==> flow/design.v <==
		`timescale 1ns / 1ps
module lab4_2( 
              input wire      mode,
              input wire[2:0] opCode,
              input wire[3:0] value,
              input clk,
              input reset,
              output reg[9:0] result,
              output reg cacheFull,
              output reg invalidOp,
              output reg overflow);
	reg [2:0] opcode_array[0:31];
	reg [3:0] value_array[0:31];
	integer i;
	reg [10:0] counter;
	reg [10:0] counter2;
	reg [20:0] p0;
	reg [20:0] p1;
	reg [10:0] temp_for_p0_p1_change;	
	reg temp_for_bit_change;
	reg [6:0] PC;
	reg [6:0] begin_PC;
	reg flag;
    always @(posedge clk or posedge reset) begin 
		if(reset) begin
			for(i=0;i<32;i=i+1)begin
				opcode_array[i] = 0;
				value_array[i] = 0;
			end
		   invalidOp = 0;  
			cacheFull = 0;
			overflow = 0;
		   counter = 0;	  
		   counter2= 0;	  
		   p0 = 0;	  
		   p1 = 0;  
		   PC = 0;
		   flag = 0;
		   begin_PC = 0;
		   result = 0;
		end else begin
			if(mode == 1) begin 
				temp_for_p0_p1_change = p0;
			   if(opcode_array[PC] == 0) begin		  
					p0 = p0 + value_array[PC]; 			  
			   end
			   if(opcode_array[PC] == 1) begin
					p0 = p0 + p1 + value_array[PC];				  
			   end
			   if(opcode_array[PC] == 2) begin
					p0 = p0 * p1 + value_array[PC];					
			   end
			   if(opcode_array[PC] == 4) begin 
					counter2 = 0;
					for(i=0;i<10;i=i+1) begin			
						if(p0[i] == 1) counter2 = counter2 + 1; 						
					end			
					p0 = counter2;	  
			   end
			   if(opcode_array[PC] == 5) begin
					for(i=0;i<5;i=i+1) begin
						temp_for_bit_change = p0[i];			
						p0[i] = p0[9-i];			
						p0[9-i] = temp_for_bit_change;
					end
			   end
			   if(opcode_array[PC] == 6) begin					
					begin_PC = value_array[PC];
			   end
			   flag = 0;
			   for(i=10;i<21;i=i+1)begin				  
					if (p0[i] == 1) flag = 1;
					p0[i] = 0;
			   end
				if(flag == 0) begin		
					overflow = 0;	
				end	
				else begin	
					overflow = 1;	
				end
				PC = PC + 1;
				if(PC >= counter) begin  
					PC = begin_PC;			  
				end
				p1 = temp_for_p0_p1_change; 
				result = p0;
			end else begin 
				if(opCode == 3 || opCode == 7)begin	
					invalidOp = 1;	
				end else begin			
					invalidOp = 0;	
					if(counter > 31) begin		
						cacheFull = 1;		
					end else begin	
						opcode_array[counter] = opCode;	
						value_array[counter] = value;	
						counter = counter + 1;
					end
				end
			end
		end 		
    end
endmodule
; Step by step through the tools: lab4_2
; The steps from the RTL of lab4_2 to its reports follow in flow order.
; Lines are those of the file above, counted from 1.
; Operators: Yosys type, input widths -> output width; for muxes data width and select width s.
; Not given: n/a
[setup]
design = lab4_2
clock_port = clk
lib = sky130hd
lib_corner = tt_025C_1v80

; Elaborated design
; Counts by Yosys on the flattened word-level netlist (proc, flatten, opt, wreduce). Print and check cells are left out. Cells with the same type and inputs are merged into one.
[op_classes]
n_addsub = 15
mul = 1
n_cmp = 2
eq_ne = 69
muxes = 135
bitwise = 35
reduce_and_logical = 70
[op_table]
columns = cell, n
row1 = $reduce_or 31->1, 32
row2 = $mux 11, 28
row3 = $mul 21x10->21, 1
row4 = $eq 5x5->1 const B, 32
row5 = $mux 4, 38
row6 = $mux 21, 7
row7 = $reduce_and 4->1, 32
row8 = $pmux 4 s32, 1
row9 = $add 11x1->11 const B, 10
row10 = $mux 3, 33
row11 = $pmux 3 s32, 1
row12 = $eq 5x4->1 const B, 16
row13 = $add 21x4->21, 2
row14 = $eq 5x3->1 const B, 8
row15 = $not 1->1, 35
row16 = $mux 1, 25
row17 = $add 21x10->21, 1
row18 = $eq 5x2->1 const B, 4
row19 = $mux 7, 2
row20 = $eq 3x3->1 const B, 4
row21 = $add 10x4->11, 1
row22 = $gt 11x5->1 const B, 1
row23 = $ge 7x11->1, 1
row24 = $eq 5x1->1 const B, 2
row25 = $logic_not 5->1, 2
row26 = $add 7x1->7 const B, 1
row27 = $eq 3x2->1 const B, 2
row28 = $reduce_and 3->1, 2
; Other operator kinds: 3; their cells: 3.
[bits]
register_bits = 272
inputBits = 10
word_cells = 399

; Depth
; Longest topological path by Yosys (ltp), each cell counted once; first at word level (registers and memories cut), then after technology mapping (sequential cells cut; the memories' decode and read muxes count).
[logic_depth]
ltp_word = 69
ABC_AREA = 0
ltp_mapped = 63
ltp_nobuf = 58

; Synthesis result
; The flow's flattened synthesis, as Yosys stat reports it; memories are mapped. The netlist is that of the ABC_AREA named above (0 if unset); the other value can give another one.
[mapped]
cells = 1902
synth_area_um2 = 19686.4
seq_area_um2 = 6806.5
ff_cells = 272
n_buf = 111
[types]
columns = cell_type, n, area_total_um2
row1 = sky130_fd_sc_hd__dfrtp_1, 272, 6.81E+03
row2 = sky130_fd_sc_hd__mux2_2, 242, 2.73E+03
row3 = sky130_fd_sc_hd__fa_1, 87, 1741.67
row4 = sky130_fd_sc_hd__ha_1, 113, 1.41E+03
row5 = sky130_fd_sc_hd__nand2_1, 172, 645.619
row6 = sky130_fd_sc_hd__inv_1, 146, 548.026
row7 = sky130_fd_sc_hd__a21oi_1, 83, 415.398
row8 = sky130_fd_sc_hd__and2_1, 59, 369.104
row9 = sky130_fd_sc_hd__xnor2_1, 42, 367.853
row10 = sky130_fd_sc_hd__clkbuf_1, 82, 307.795
row11 = sky130_fd_sc_hd__mux2i_1, 29, 290.278
row12 = sky130_fd_sc_hd__nor2_1, 73, 274.013
row13 = sky130_fd_sc_hd__a22oi_1, 32, 240.23
row14 = sky130_fd_sc_hd__o21ai_0, 48, 240.23
row15 = sky130_fd_sc_hd__nand3_1, 37, 185.178
row16 = sky130_fd_sc_hd__a21o_1, 18, 135.13
row17 = sky130_fd_sc_hd__o21bai_1, 18, 135.13
row18 = sky130_fd_sc_hd__a22o_1, 14, 122.618
; Other cell types: 86; their cells: 335.

; Timing after synthesis
; Source: OpenSTA report_checks on the synthesized netlist (no wires, ideal clock, input and output delay 20% of the period each), path of least setup slack; recovery checks are left aside. Register names are those of the netlist, which keeps one name where synthesis merged equal registers.
[synth_timing]
kind = reg-to-reg
from = reg PC[2]
to = reg p0[4]
period_ns = 12.5
setup_time_ns = 0.120
t_first_pin_ns = 0.000
t_arrival_ns = 12.900
t_required_ns = 12.380
path_slack_ns = -0.519
delay_ns = 13.020
driving_pins = 59
synth_period_reached_ns = 13.019
; "delay_ns" is the arrival time less input delay plus setup time.
; "driving_pins" counts driving pins, that of a launching flip-flop among them; a cell with two outputs on the path counts twice.
; "synth_period_reached_ns" = period - worst setup slack (recovery checks aside). The figure is calculated, with input and output delays left at 20% of the set period.
; Between the ends stands the longest chain of elaborated cells between them, by number of cells; it is not shown to be the way that was timed. Of several equally long chains one is given.
; A line is the first line of the expression or statement that the cell stems from. Yosys adds cells for indexed reads and writes and turns some case tables into memories.
; A register here has more assigning lines than the two given.
[synth_via]
path_cell_list = sky130_fd_sc_hd__dfrtp_1 -> sky130_fd_sc_hd__buf_4 -> sky130_fd_sc_hd__buf_2 -> sky130_fd_sc_hd__buf_1 -> sky130_fd_sc_hd__clkbuf_1 -> sky130_fd_sc_hd__buf_1 -> sky130_fd_sc_hd__and3_1 -> sky130_fd_sc_hd__ha_1 -> sky130_fd_sc_hd__buf_1 -> sky130_fd_sc_hd__nor3_1 -> sky130_fd_sc_hd__o211a_1 -> sky130_fd_sc_hd__nand3_1 -> sky130_fd_sc_hd__clkbuf_1 -> sky130_fd_sc_hd__nor2_1 -> sky130_fd_sc_hd__a31oi_1 -> sky130_fd_sc_hd__ha_1 -> sky130_fd_sc_hd__fa_1 -> sky130_fd_sc_hd__mux2i_1 -> [... 23 more ...] -> sky130_fd_sc_hd__inv_1 -> sky130_fd_sc_hd__o311ai_0 -> sky130_fd_sc_hd__a21boi_0 -> sky130_fd_sc_hd__ha_1 -> sky130_fd_sc_hd__mux2i_1 -> sky130_fd_sc_hd__a21o_1 -> sky130_fd_sc_hd__inv_1 -> sky130_fd_sc_hd__ha_1 -> sky130_fd_sc_hd__nand2_1 -> sky130_fd_sc_hd__o21ai_0 -> sky130_fd_sc_hd__ha_1 -> sky130_fd_sc_hd__nand2_1 -> sky130_fd_sc_hd__xnor3_1 -> sky130_fd_sc_hd__or3_1 -> sky130_fd_sc_hd__or4_4 -> sky130_fd_sc_hd__a211oi_2 -> sky130_fd_sc_hd__and3b_1 -> sky130_fd_sc_hd__a31o_1
elab_chain_cells = 57
cells_between = 97
cone_classes = add/sub (13); mul (1); eq/ne (35); mux (46); reduce/logical (2)
[synth_lines]
columns = item, line
row1 = start: declaration, 21  ; reg [6:0] PC;
row2 = start: assignment, 81  ; PC = PC + 1;
row3 = start: assignment, 83  ; PC = begin_PC;
row4 = $eq 5x5->1, 44  ; if(opcode_array[PC] == 0) begin
row5 = $pmux 3 s32, 44
row6 = $mux 3, 42  ; if(mode == 1) begin
row7 = $logic_not 3->1, 44
row8 = $mux 4, 44
row9 = $mux 4, 42
row10 = $add 10x4->11, 45  ; p0 = p0 + value_array[PC];
row11 = [... 43 more ...], n/a
row12 = $mux 11, 53  ; if(opcode_array[PC] == 4) begin
row13 = $mux 11, 42
row14 = $add 11x1->11, 56  ; if(p0[i] == 1) counter2 = counter2 + 1;
row15 = $mux 11, 56
row16 = $mux 21, 53
row17 = $mux 21, 42
row18 = $mux 1, 60  ; if(opcode_array[PC] == 5) begin
row19 = end: assignment, 58  ; p0 = counter2;
row20 = end: assignment, 63  ; p0[i] = p0[9-i];
row21 = end: declaration, 17  ; reg [20:0] p0;

; Timing after layout
; From the final timing report of record 1: the path of least setup slack in the routed layout; clock arrival at registers is part of the times.
[layout_timing]
kind = reg-to-reg
from = reg PC[3]
to = reg p0[4]
period_ns = 9.86
setup_time_ns = 0.11
t_first_pin_ns = 0.59
t_arrival_ns = 11.84
t_required_ns = 10.34
path_slack_ns = -1.50
driving_pins = 56
; Between the ends stands the longest chain of elaborated cells between them, by number of cells; it is not shown to be the way that was timed. Of several equally long chains one is given.
; A register here has more assigning lines than the two given.
[layout_via]
path_cell_list = sky130_fd_sc_hd__dfrtp_2 -> sky130_fd_sc_hd__buf_4 -> sky130_fd_sc_hd__nor2_1 -> sky130_fd_sc_hd__buf_4 -> sky130_fd_sc_hd__buf_4 -> sky130_fd_sc_hd__a22o_1 -> sky130_fd_sc_hd__a2111oi_4 -> sky130_fd_sc_hd__nand4_2 -> sky130_fd_sc_hd__mux2i_2 -> sky130_fd_sc_hd__nand2_2 -> sky130_fd_sc_hd__nor2_4 -> sky130_fd_sc_hd__buf_4 -> sky130_fd_sc_hd__nand2_1 -> sky130_fd_sc_hd__o21ai_0 -> sky130_fd_sc_hd__fa_1 -> sky130_fd_sc_hd__fa_1 -> sky130_fd_sc_hd__a21boi_4 -> sky130_fd_sc_hd__nor4_4 -> [... 20 more ...] -> sky130_fd_sc_hd__ha_1 -> sky130_fd_sc_hd__mux2i_1 -> sky130_fd_sc_hd__a21o_1 -> sky130_fd_sc_hd__inv_2 -> sky130_fd_sc_hd__ha_4 -> sky130_fd_sc_hd__nand2_2 -> sky130_fd_sc_hd__o21ai_2 -> sky130_fd_sc_hd__ha_1 -> sky130_fd_sc_hd__nand2_2 -> sky130_fd_sc_hd__o311ai_4 -> sky130_fd_sc_hd__ha_1 -> sky130_fd_sc_hd__mux2_4 -> sky130_fd_sc_hd__ha_4 -> sky130_fd_sc_hd__nand4_1 -> sky130_fd_sc_hd__or4_4 -> sky130_fd_sc_hd__a211oi_2 -> sky130_fd_sc_hd__and3b_1 -> sky130_fd_sc_hd__a31o_1
elab_chain_cells = 57
cells_between = 97
cone_classes = add/sub (13); mul (1); eq/ne (35); mux (46); reduce/logical (2)
[layout_lines]
columns = item, line
row1 = start: declaration, 21  ; reg [6:0] PC;
row2 = start: assignment, 81  ; PC = PC + 1;
row3 = start: assignment, 83  ; PC = begin_PC;
row4 = $eq 5x5->1, 44  ; if(opcode_array[PC] == 0) begin
row5 = $pmux 3 s32, 44
row6 = $mux 3, 42  ; if(mode == 1) begin
row7 = $logic_not 3->1, 44
row8 = $mux 4, 44
row9 = $mux 4, 42
row10 = $add 10x4->11, 45  ; p0 = p0 + value_array[PC];
row11 = [... 43 more ...], n/a
row12 = $mux 11, 53  ; if(opcode_array[PC] == 4) begin
row13 = $mux 11, 42
row14 = $add 11x1->11, 56  ; if(p0[i] == 1) counter2 = counter2 + 1;
row15 = $mux 11, 56
row16 = $mux 21, 53
row17 = $mux 21, 42
row18 = $mux 1, 60  ; if(opcode_array[PC] == 5) begin
row19 = end: assignment, 58  ; p0 = counter2;
row20 = end: assignment, 63  ; p0[i] = p0[9-i];
row21 = end: declaration, 17  ; reg [20:0] p0;

Wiki page: lab4_2 / flow data

Below are 2 stored runs of the flow (Yosys, OpenROAD; platform sky130hd) on lab4_2, each with its settings and what was measured, unordered. Constraints: input delay and output delay 20% of the set period each, output load 0.01 pF.
"clock_period_reached_ns" is the run's clock period less its worst setup slack. It is reckoned from that one timing run; input and output delays stay at 20% of the period that was set.

# record 1
==> flow/run.sh <==
#!/bin/bash
# the make line also repeats the synthesis and layout settings of config.mk as NAME=value (left out here)
make -C /OpenROAD-flow-scripts/flow DESIGN_CONFIG=/design/flow/config.mk WORK_HOME=/design/flow/orfs CLKGATE_MAP_FILE= finish
==> flow/config.mk <==
export PLATFORM = sky130hd
export DESIGN_NAME = lab4_2
export DESIGN_NICKNAME = lab4_2
export VERILOG_FILES = /design/flow/design.v
export SDC_FILE = /design/flow/constraint.sdc
export NUM_CORES = 4
export LEC_CHECK = 0
export CAP_MARGIN = 20
export CORE_MARGIN = 2
export CORE_UTILIZATION = 40
export SLEW_MARGIN = 20
==> flow/constraint.sdc <==
create_clock -name core_clock -period 9.86 [get_ports {clk}]
set_input_delay 1.9720 -clock core_clock [delete_from_list [all_inputs] [get_ports {clk}]]
set_output_delay 1.9720 -clock core_clock [all_outputs]
set_load 0.01 [all_outputs]

==> record 1: results <==
yosys.chip_area_um2=19686.4
dieArea_um2=51006.0
finish.utilization_pct=50.3
fin_ws_ns=-1.498
setupTns_ns=-7.837
fin_hold_ws_ns=0.380
clock_period_reached_ns=11.358

# record 2
==> flow/run.sh <==
#!/bin/bash
# the make line also repeats the synthesis and layout settings of config.mk as NAME=value (left out here)
make -C /OpenROAD-flow-scripts/flow DESIGN_CONFIG=/design/flow/config.mk WORK_HOME=/design/flow/orfs CLKGATE_MAP_FILE= finish
==> flow/config.mk <==
export PLATFORM = sky130hd
export DESIGN_NAME = lab4_2
export DESIGN_NICKNAME = lab4_2
export VERILOG_FILES = /design/flow/design.v
export SDC_FILE = /design/flow/constraint.sdc
export NUM_CORES = 4
export LEC_CHECK = 0
export CAP_MARGIN = 20
export CELL_PAD_IN_SITES_DETAIL_PLACEMENT = 1
export CORE_MARGIN = 2
export CORE_UTILIZATION = 67
export GPL_TIMING_DRIVEN = 1
export MAX_ROUTING_LAYER = met4
export SLEW_MARGIN = 15
==> flow/constraint.sdc <==
create_clock -name core_clock -period 21.8 [get_ports {clk}]
set_input_delay 4.3600 -clock core_clock [delete_from_list [all_inputs] [get_ports {clk}]]
set_output_delay 4.3600 -clock core_clock [all_outputs]
set_load 0.01 [all_outputs]

==> record 2: results <==
outcome="unfinished; error GRT-0116 in routing"
